==> flow/design.v <==
`timescale 1ns / 1ps
module compff2(ce,clk,x1,img1,x2,img2,y1,img3,y2,img4);
input ce,clk;
input signed [15:0] x1,img1,x2,img2;
output reg signed [15:0] y1,img3,y2,img4;
always @(posedge clk)
begin
y1 <= x1+x2;
img3 <= img1+ img2 ;
y2 <= x1-x2;
img4 <= img1 - img2;
end
endmodule
`timescale 1ns / 1ps
module compff4(ce,clk,xa1,imga1,xa2,imga2,xa3,imga3,xa4,imga4,yb1,imgb1,yb2,imgb2,yb3,imgb3,yb4,imgb4);
input ce,clk;
input signed[15:0] xa1,imga1,xa2,imga2,xa3,imga3,xa4,imga4;
output reg signed [15:0]yb1,imgb1,yb2,imgb2,yb3,imgb3,yb4,imgb4;
wire signed [15:0] yc1,imgc1,yc2,imgc2,yc3,imgc3,yc4,imgc4;
compff2 a0(ce,clk,xa1,imga1,xa3,imga3,yc1,imgc1,yc2,imgc2);
compff2 a1(ce,clk,xa2,imga2,xa4,imga4,yc3,imgc3,yc4,imgc4);
always @(posedge clk)
begin 
yb1 <= yc1 + yc3;
imgb1 <= imgc1 + imgc3;
yb2 <= yc2 + imgc4;
imgb2 <=  imgc2 - yc4 ;
yb3 <= yc1 - yc3;
imgb3 <= imgc1 - imgc3;
yb4 <= yc2 - imgc4;
imgb4 <= imgc2 +  yc4 ;
end
endmodule
`timescale 1ns / 1ps
module compff8(ce,clk,xg1,imgg1,xg2,imgg2,xg3,imgg3,xg4,imgg4,xg5,imgg5,xg6,imgg6,xg7,imgg7,xg8,imgg8,yh1,imgh1,yh2,imgh2,yh3,imgh3,yh4,imgh4,yh5,imgh5,yh6,imgh6,yh7,imgh7,yh8,imgh8);
input ce,clk;
input signed[15:0] xg1,imgg1,xg2,imgg2,xg3,imgg3,xg4,imgg4,xg5,imgg5,xg6,imgg6,xg7,imgg7,xg8,imgg8;
output reg signed[15:0] yh1,imgh1,yh2,imgh2,yh3,imgh3,yh4,imgh4,yh5,imgh5,yh6,imgh6,yh7,imgh7,yh8,imgh8;
wire signed [15:0] ya[7:0],imga[7:0];
compff4 b1(ce,clk,xg1,imgg1,xg3,imgg3,xg5,imgg5,xg7,imgg7,ya[0],imga[0],ya[1],imga[1],ya[2],imga[2],ya[3],imga[3]);
compff4 b2(ce,clk,xg2,imgg2,xg4,imgg4,xg6,imgg6,xg8,imgg8,ya[4],imga[4],ya[5],imga[5],ya[6],imga[6],ya[7],imga[7]);
function signed [15:0] m707;
input signed [15:0] s;
reg signed [31:0] p;
begin
p = s * 32'sd23167 + 32'sd16384;
m707 = p[30:15];
end
endfunction
always @(posedge clk)                
begin
yh1 <= ya[0] + ya[4]  ;
imgh1 <= imga[0] + imga[4] ;
yh2 <= ya[1]+ m707(ya[5] + imga[5]) ;
imgh2 <= imga[1]+ m707(imga[5] - ya[5]) ;
yh3 <= ya[2] + imga[6];
imgh3 <= imga[2] - ya[6];
yh4 <= ya[3] + m707(imga[7] - ya[7]);
imgh4 <= imga[3] - m707(ya[7] + imga[7]);
yh5 <= ya[0] - ya[4];
imgh5 <= imga[0] - imga[4];
yh6 <= ya[1] - m707(ya[5] + imga[5]);
imgh6 <= imga[1] + m707( ya[5] - imga[5]);
yh7 <= ya[2] - imga[6];
imgh7 <= imga[2] + ya[6];
yh8 <= ya[3] + m707(ya[7] - imga[7]);
imgh8 <= imga[3] + m707(ya[7] + imga[7]);
end
endmodule
## From RTL to reports: compff8

Tool output for the design above, in the order of the flow.
Line numbers count from 1 in the design file above.
Operators carry their Yosys type and port widths (W data, S select, Z words).
Cell names lack the library's common part.
Not given: -

| set-up | value |
|---|---|
| top | compff8 |
| clock port | clk |
| cell library | sky130hd |
| library corner | tt_025C_1v80 |

## Word-level counts

Source: Yosys, flattened and elaborated. Widths are those after wreduce; folded enables and synchronous resets count as part of the registers. Registers that Yosys merges into a memory's read port (data or address) are not register bits. Print and check cells do not count. Equal cells are merged and count once.

| operators by class | value |
|---|---|
| add/sub/neg operators | 60 |
| $mul | 6 |

Operators by type and width:

| operator | count |
|---|---|
| $mul A16 B16 Y31 const B | 6 |
| $add A16 B16 Y16 | 28 |
| $sub A16 B16 Y16 | 26 |
| $add A31 B16 Y31 const B | 6 |

| word-level totals | value |
|---|---|
| bits of input ports | 258 |
| cells after elaboration | 114 |
| register bits after elaboration | 768 |
| output and inout port bits | 256 |

## Longest topological paths

Longest topological path by Yosys (ltp), each cell counted once; first at word level (registers and memories cut), then after technology mapping (sequential cells cut; the memories' decode and read muxes count).

| logic depth | value |
|---|---|
| depth in word-level cells | 4 |
| ABC_AREA | 0 |
| gate-level depth with buffers | 45 |
| mapped depth without buffers | 45 |

## After synthesis

Source: synth_stat.txt of the flow (Yosys; design flattened, memories mapped). It holds for the ABC_AREA given above (unset counts as 0); a run with the other value may have another netlist.

| synthesis totals | value |
|---|---|
| buffers | 112 |
| chip area (Yosys) | 82761.9 um^2 |
| cells in the netlist | 9194 |
| flip-flop cells | 746 |
| sequential part of the area | 14934.3 um^2 |

Cells by type:

| cell type | count | area in all (um^2) |
|---|---|---|
| ha_1 | 1529 | 1.91E+04 |
| dfxtp_1 | 746 | 1.49E+04 |
| fa_1 | 730 | 1.46E+04 |
| inv_1 | 2118 | 7.95E+03 |
| xnor2_1 | 634 | 5.55E+03 |
| a21oi_1 | 521 | 2.61E+03 |
| xor2_1 | 234 | 2.05E+03 |
| nor2_1 | 493 | 1.85E+03 |
| o21ai_0 | 293 | 1.47E+03 |
| o21bai_1 | 142 | 1.07E+03 |
| a21o_1 | 125 | 938.4 |
| nor3_1 | 178 | 890.854 |
| nor2b_1 | 134 | 838.304 |
| nand2_1 | 180 | 675.648 |
| and3_1 | 97 | 606.832 |
| a2111oi_0 | 60 | 525.504 |
| a211oi_1 | 63 | 472.954 |
| nand3_1 | 92 | 460.442 |

Other cell types: 71; their cells: 825.
By module: a second synthesis without flattening, with its own total; a netlist apart from the flattened one above.

| second synthesis, totals | value |
|---|---|
| cell total of the unflattened synthesis | 10076 |
| area (unflattened synthesis) | 88523.7 um^2 |

Each row is one instance without its submodules.

By module:

| module | area (um^2) | seq. area (um^2) | cells | instances |
|---|---|---|---|---|
| compff8 | 53680.2 | 5004.8 | 5998 | 1 |
| compff2 | 4416.7 | 1241.2 | 520 | 4 |
| compff4 | 8588.2 | 2482.4 | 999 | 2 |

## Worst setup path after synthesis

OpenSTA on the mapped netlist: ideal clock, no wires. The path of least setup slack (recovery checks aside). Input and output delay are each 20% of the period. Register names are those of the netlist, which keeps one name where synthesis merged equal registers.

| timing path after synthesis | value |
|---|---|
| path kind | flip-flop to flip-flop |
| start | register b2.imgb2[0] |
| end | register imgh2[15] |
| path buffers | 0 |
| period | 12.0 ns |
| launch time at the first pin | 0.000 ns |
| required time | 11.871 ns |
| stages on the path | 40 |
| arrival | 9.684 ns |
| path slack | 2.186 ns |
| library setup time | 0.129 ns |
| delay of the path | 9.813 ns |
| synthesis period reached | 9.814 ns |

"delay of the path" = arrival - input delay + setup time.
"stages on the path" counts driving pins, that of a launching flip-flop among them; a cell with two outputs on the path counts twice.
"synthesis period reached" = period - worst setup slack (recovery checks aside). The figure is calculated, with input and output delays left at 20% of the set period.
Between the ends stands the longest chain of elaborated cells between them, by number of cells; it is not shown to be the way that was timed. Of several equally long chains one is given.
A line is the first line of the expression or statement that the cell stems from. Yosys adds cells for indexed reads and writes and turns some case tables into memories.

| on the way, after synthesis | value |
|---|---|
| path through | dfxtp_1 inv_1 ha_1 inv_1 fa_1 a21o_1 a21oi_1 o21bai_1 a31oi_1 o21ai_0 o41ai_2 nor2_1 o21ai_0 nand2b_1 xnor2_1 fa_1 fa_1 inv_1 [4 not listed] fa_1 inv_1 ha_1 nand2_1 or4_1 nor3b_1 o21ai_0 a21boi_0 nor2_1 xnor2_1 ha_1 nor4_1 nor4_1 o21a_1 o21ai_0 a21boi_0 a211oi_1 xnor3_1 |
| cells in the longest elaborated chain | 4 |
| elaborated cells between the ends (all ways) | 4 |
| source lines of those cells | 2 |
| those cells by class | add/sub: 3; mul: 1 |

Ends and longest elaborated chain, after synthesis:

| element | line | text |
|---|---|---|
| start: declaration | 18 | `output reg signed [15:0]yb1,imgb1,yb2,imgb2,yb3,imgb3,yb4,imgb4;` |
| start: assignment | 27 | `imgb2 <=  imgc2 - yc4 ;` |
| $sub A16 B16 Y16 | 55 | `imgh2 <= imga[1]+ m707(imga[5] - ya[5]) ;` |
| $mul A16 B16 Y31 | 46 | `p = s * 32'sd23167 + 32'sd16384;` |
| $add A31 B16 Y31 | 46 |  |
| $add A16 B16 Y16 | 55 |  |
| end: assignment | 55 |  |
| end: declaration | 38 | `output reg signed[15:0] yh1,imgh1,yh2,imgh2,yh3,imgh3,yh4,imgh4,yh5,imgh5,yh6,imgh6,yh7,imgh7,yh8,imgh8;` |

## Path in the finished layout

Path of least setup slack in the final report of stored run 2 (OpenROAD, finished layout, wires in). Where an end is a register, its clock arrival counts in the times.

| timing path after layout | value |
|---|---|
| path kind | flip-flop to flip-flop |
| start | register (name not given) |
| end | register imgh8[15] |
| period | 11.2 ns |
| stages on the path | 38 |
| path buffers | 0 |
| library setup time | 0.12 ns |
| arrival | 11.20 ns |
| required time | 11.78 ns |
| path slack | 0.58 ns |
| launch time at the first pin | 0.70 ns |

| on the way, after layout | value |
|---|---|
| path through | dfxtp_1 ha_1 inv_1 fa_1 o21bai_1 a21oi_1 o21ai_0 nand4b_1 nand3_1 nand2_1 xnor2_1 inv_1 xnor2_1 inv_1 fa_1 inv_1 fa_1 inv_1 [2 not listed] fa_1 ha_1 a21o_1 nor3_1 a211oi_1 nor3_1 nor2b_1 or2_2 xor2_1 ha_1 a21oi_1 o211ai_1 a31oi_1 nor2_1 o21a_1 o41ai_1 o21ai_0 xor2_1 |

Ends and longest elaborated chain, after layout:

| element | line | text |
|---|---|---|
| end: assignment | 67 | `imgh8 <= imga[3] + m707(ya[7] + imga[7]);` |
| end: declaration | 38 | `output reg signed[15:0] yh1,imgh1,yh2,imgh2,yh3,imgh3,yh4,imgh4,yh5,imgh5,yh6,imgh6,yh7,imgh7,yh8,imgh8;` |

Chain of elaborated cells between the ends: none given.

Subject: flow runs of compff8

Hi,

Below are 5 stored runs of the flow (Yosys, OpenROAD; platform sky130hd) on compff8, each with its settings and what was measured, unordered. Constraints: input delay and output delay 20% of the set period each, output load 0.01 pF.

#### Stored run 1

| setting | value |
|---|---|
| ABC_AREA | `1` |
| CAP_MARGIN | `15` |
| CELL_PAD_IN_SITES_DETAIL_PLACEMENT | `1` |
| CELL_PAD_IN_SITES_GLOBAL_PLACEMENT | `2` |
| CORE_UTILIZATION | `62` |
| CTS_CLUSTER_DIAMETER | `299` |
| CTS_CLUSTER_SIZE | `80` |
| HOLD_SLACK_MARGIN | `0.17` |
| MAX_ROUTING_LAYER | `met4` |
| MIN_ROUTING_LAYER | `met2` |
| PLACE_DENSITY_LB_ADDON | `0.29` |
| SETUP_SLACK_MARGIN | `2.37` |
| period_ns | `10.3` |
| CORE_MARGIN | `2` |
| SLEW_MARGIN | `20` |

No final report: placement broke off with FLW-0024.

#### Stored run 2

| setting | value |
|---|---|
| period_ns | `11.2` |
| CAP_MARGIN | `20` |
| CORE_MARGIN | `2` |
| CORE_UTILIZATION | `40` |
| SLEW_MARGIN | `20` |

| result | value |
|---|---|
| post-synthesis cell area | 82761.9 um^2 |
| total die area | 210557.0 um^2 |
| utilization after layout | 0.461 |
| lowest setup slack | 0.576 ns |
| post-route worst hold slack | 0.618 ns |

#### Stored run 3

| setting | value |
|---|---|
| ABC_AREA | `1` |
| CELL_PAD_IN_SITES_GLOBAL_PLACEMENT | `3` |
| CTS_CLUSTER_DIAMETER | `347` |
| HOLD_SLACK_MARGIN | `-0.01` |
| PLACE_DENSITY | `0.82` |
| period_ns | `12.0` |
| CAP_MARGIN | `20` |
| CORE_MARGIN | `2` |
| CORE_UTILIZATION | `40` |
| SLEW_MARGIN | `20` |

| result | value |
|---|---|
| post-synthesis cell area | 91481.5 um^2 |
| total die area | 232546.0 um^2 |
| utilization after layout | 0.454 |
| lowest setup slack | 2.032 ns |
| post-route worst hold slack | 0.606 ns |

#### Stored run 4

| setting | value |
|---|---|
| ABC_AREA | `0` |
| CAP_MARGIN | `5` |
| CELL_PAD_IN_SITES_DETAIL_PLACEMENT | `2` |
| CORE_ASPECT_RATIO | `0.78` |
| CORE_UTILIZATION | `59` |
| CTS_CLUSTER_DIAMETER | `201` |
| CTS_CLUSTER_SIZE | `88` |
| MIN_ROUTING_LAYER | `met2` |
| PLACE_DENSITY_LB_ADDON | `0.25` |
| SETUP_SLACK_MARGIN | `-0.72` |
| SLEW_MARGIN | `5` |
| TNS_END_PERCENT | `90` |
| period_ns | `13.2` |
| CORE_MARGIN | `2` |

No final report: placement broke off with DPL-0033.

#### Stored run 5

| setting | value |
|---|---|
| ABC_AREA | `1` |
| CAP_MARGIN | `15` |
| CELL_PAD_IN_SITES_DETAIL_PLACEMENT | `1` |
| CELL_PAD_IN_SITES_GLOBAL_PLACEMENT | `0` |
| CORE_UTILIZATION | `25` |
| CTS_CLUSTER_DIAMETER | `299` |
| CTS_CLUSTER_SIZE | `80` |
| HOLD_SLACK_MARGIN | `0.17` |
| MAX_ROUTING_LAYER | `met4` |
| MIN_ROUTING_LAYER | `met2` |
| PLACE_DENSITY_LB_ADDON | `0.29` |
| SETUP_SLACK_MARGIN | `2.37` |
| period_ns | `10.3` |
| CORE_MARGIN | `2` |
| SLEW_MARGIN | `20` |

| result | value |
|---|---|
| post-synthesis cell area | 91481.5 um^2 |
| total die area | 370784.0 um^2 |
| utilization after layout | 0.31 |
| lowest setup slack | 2.431 ns |
| post-route worst hold slack | 0.594 ns |

Regards
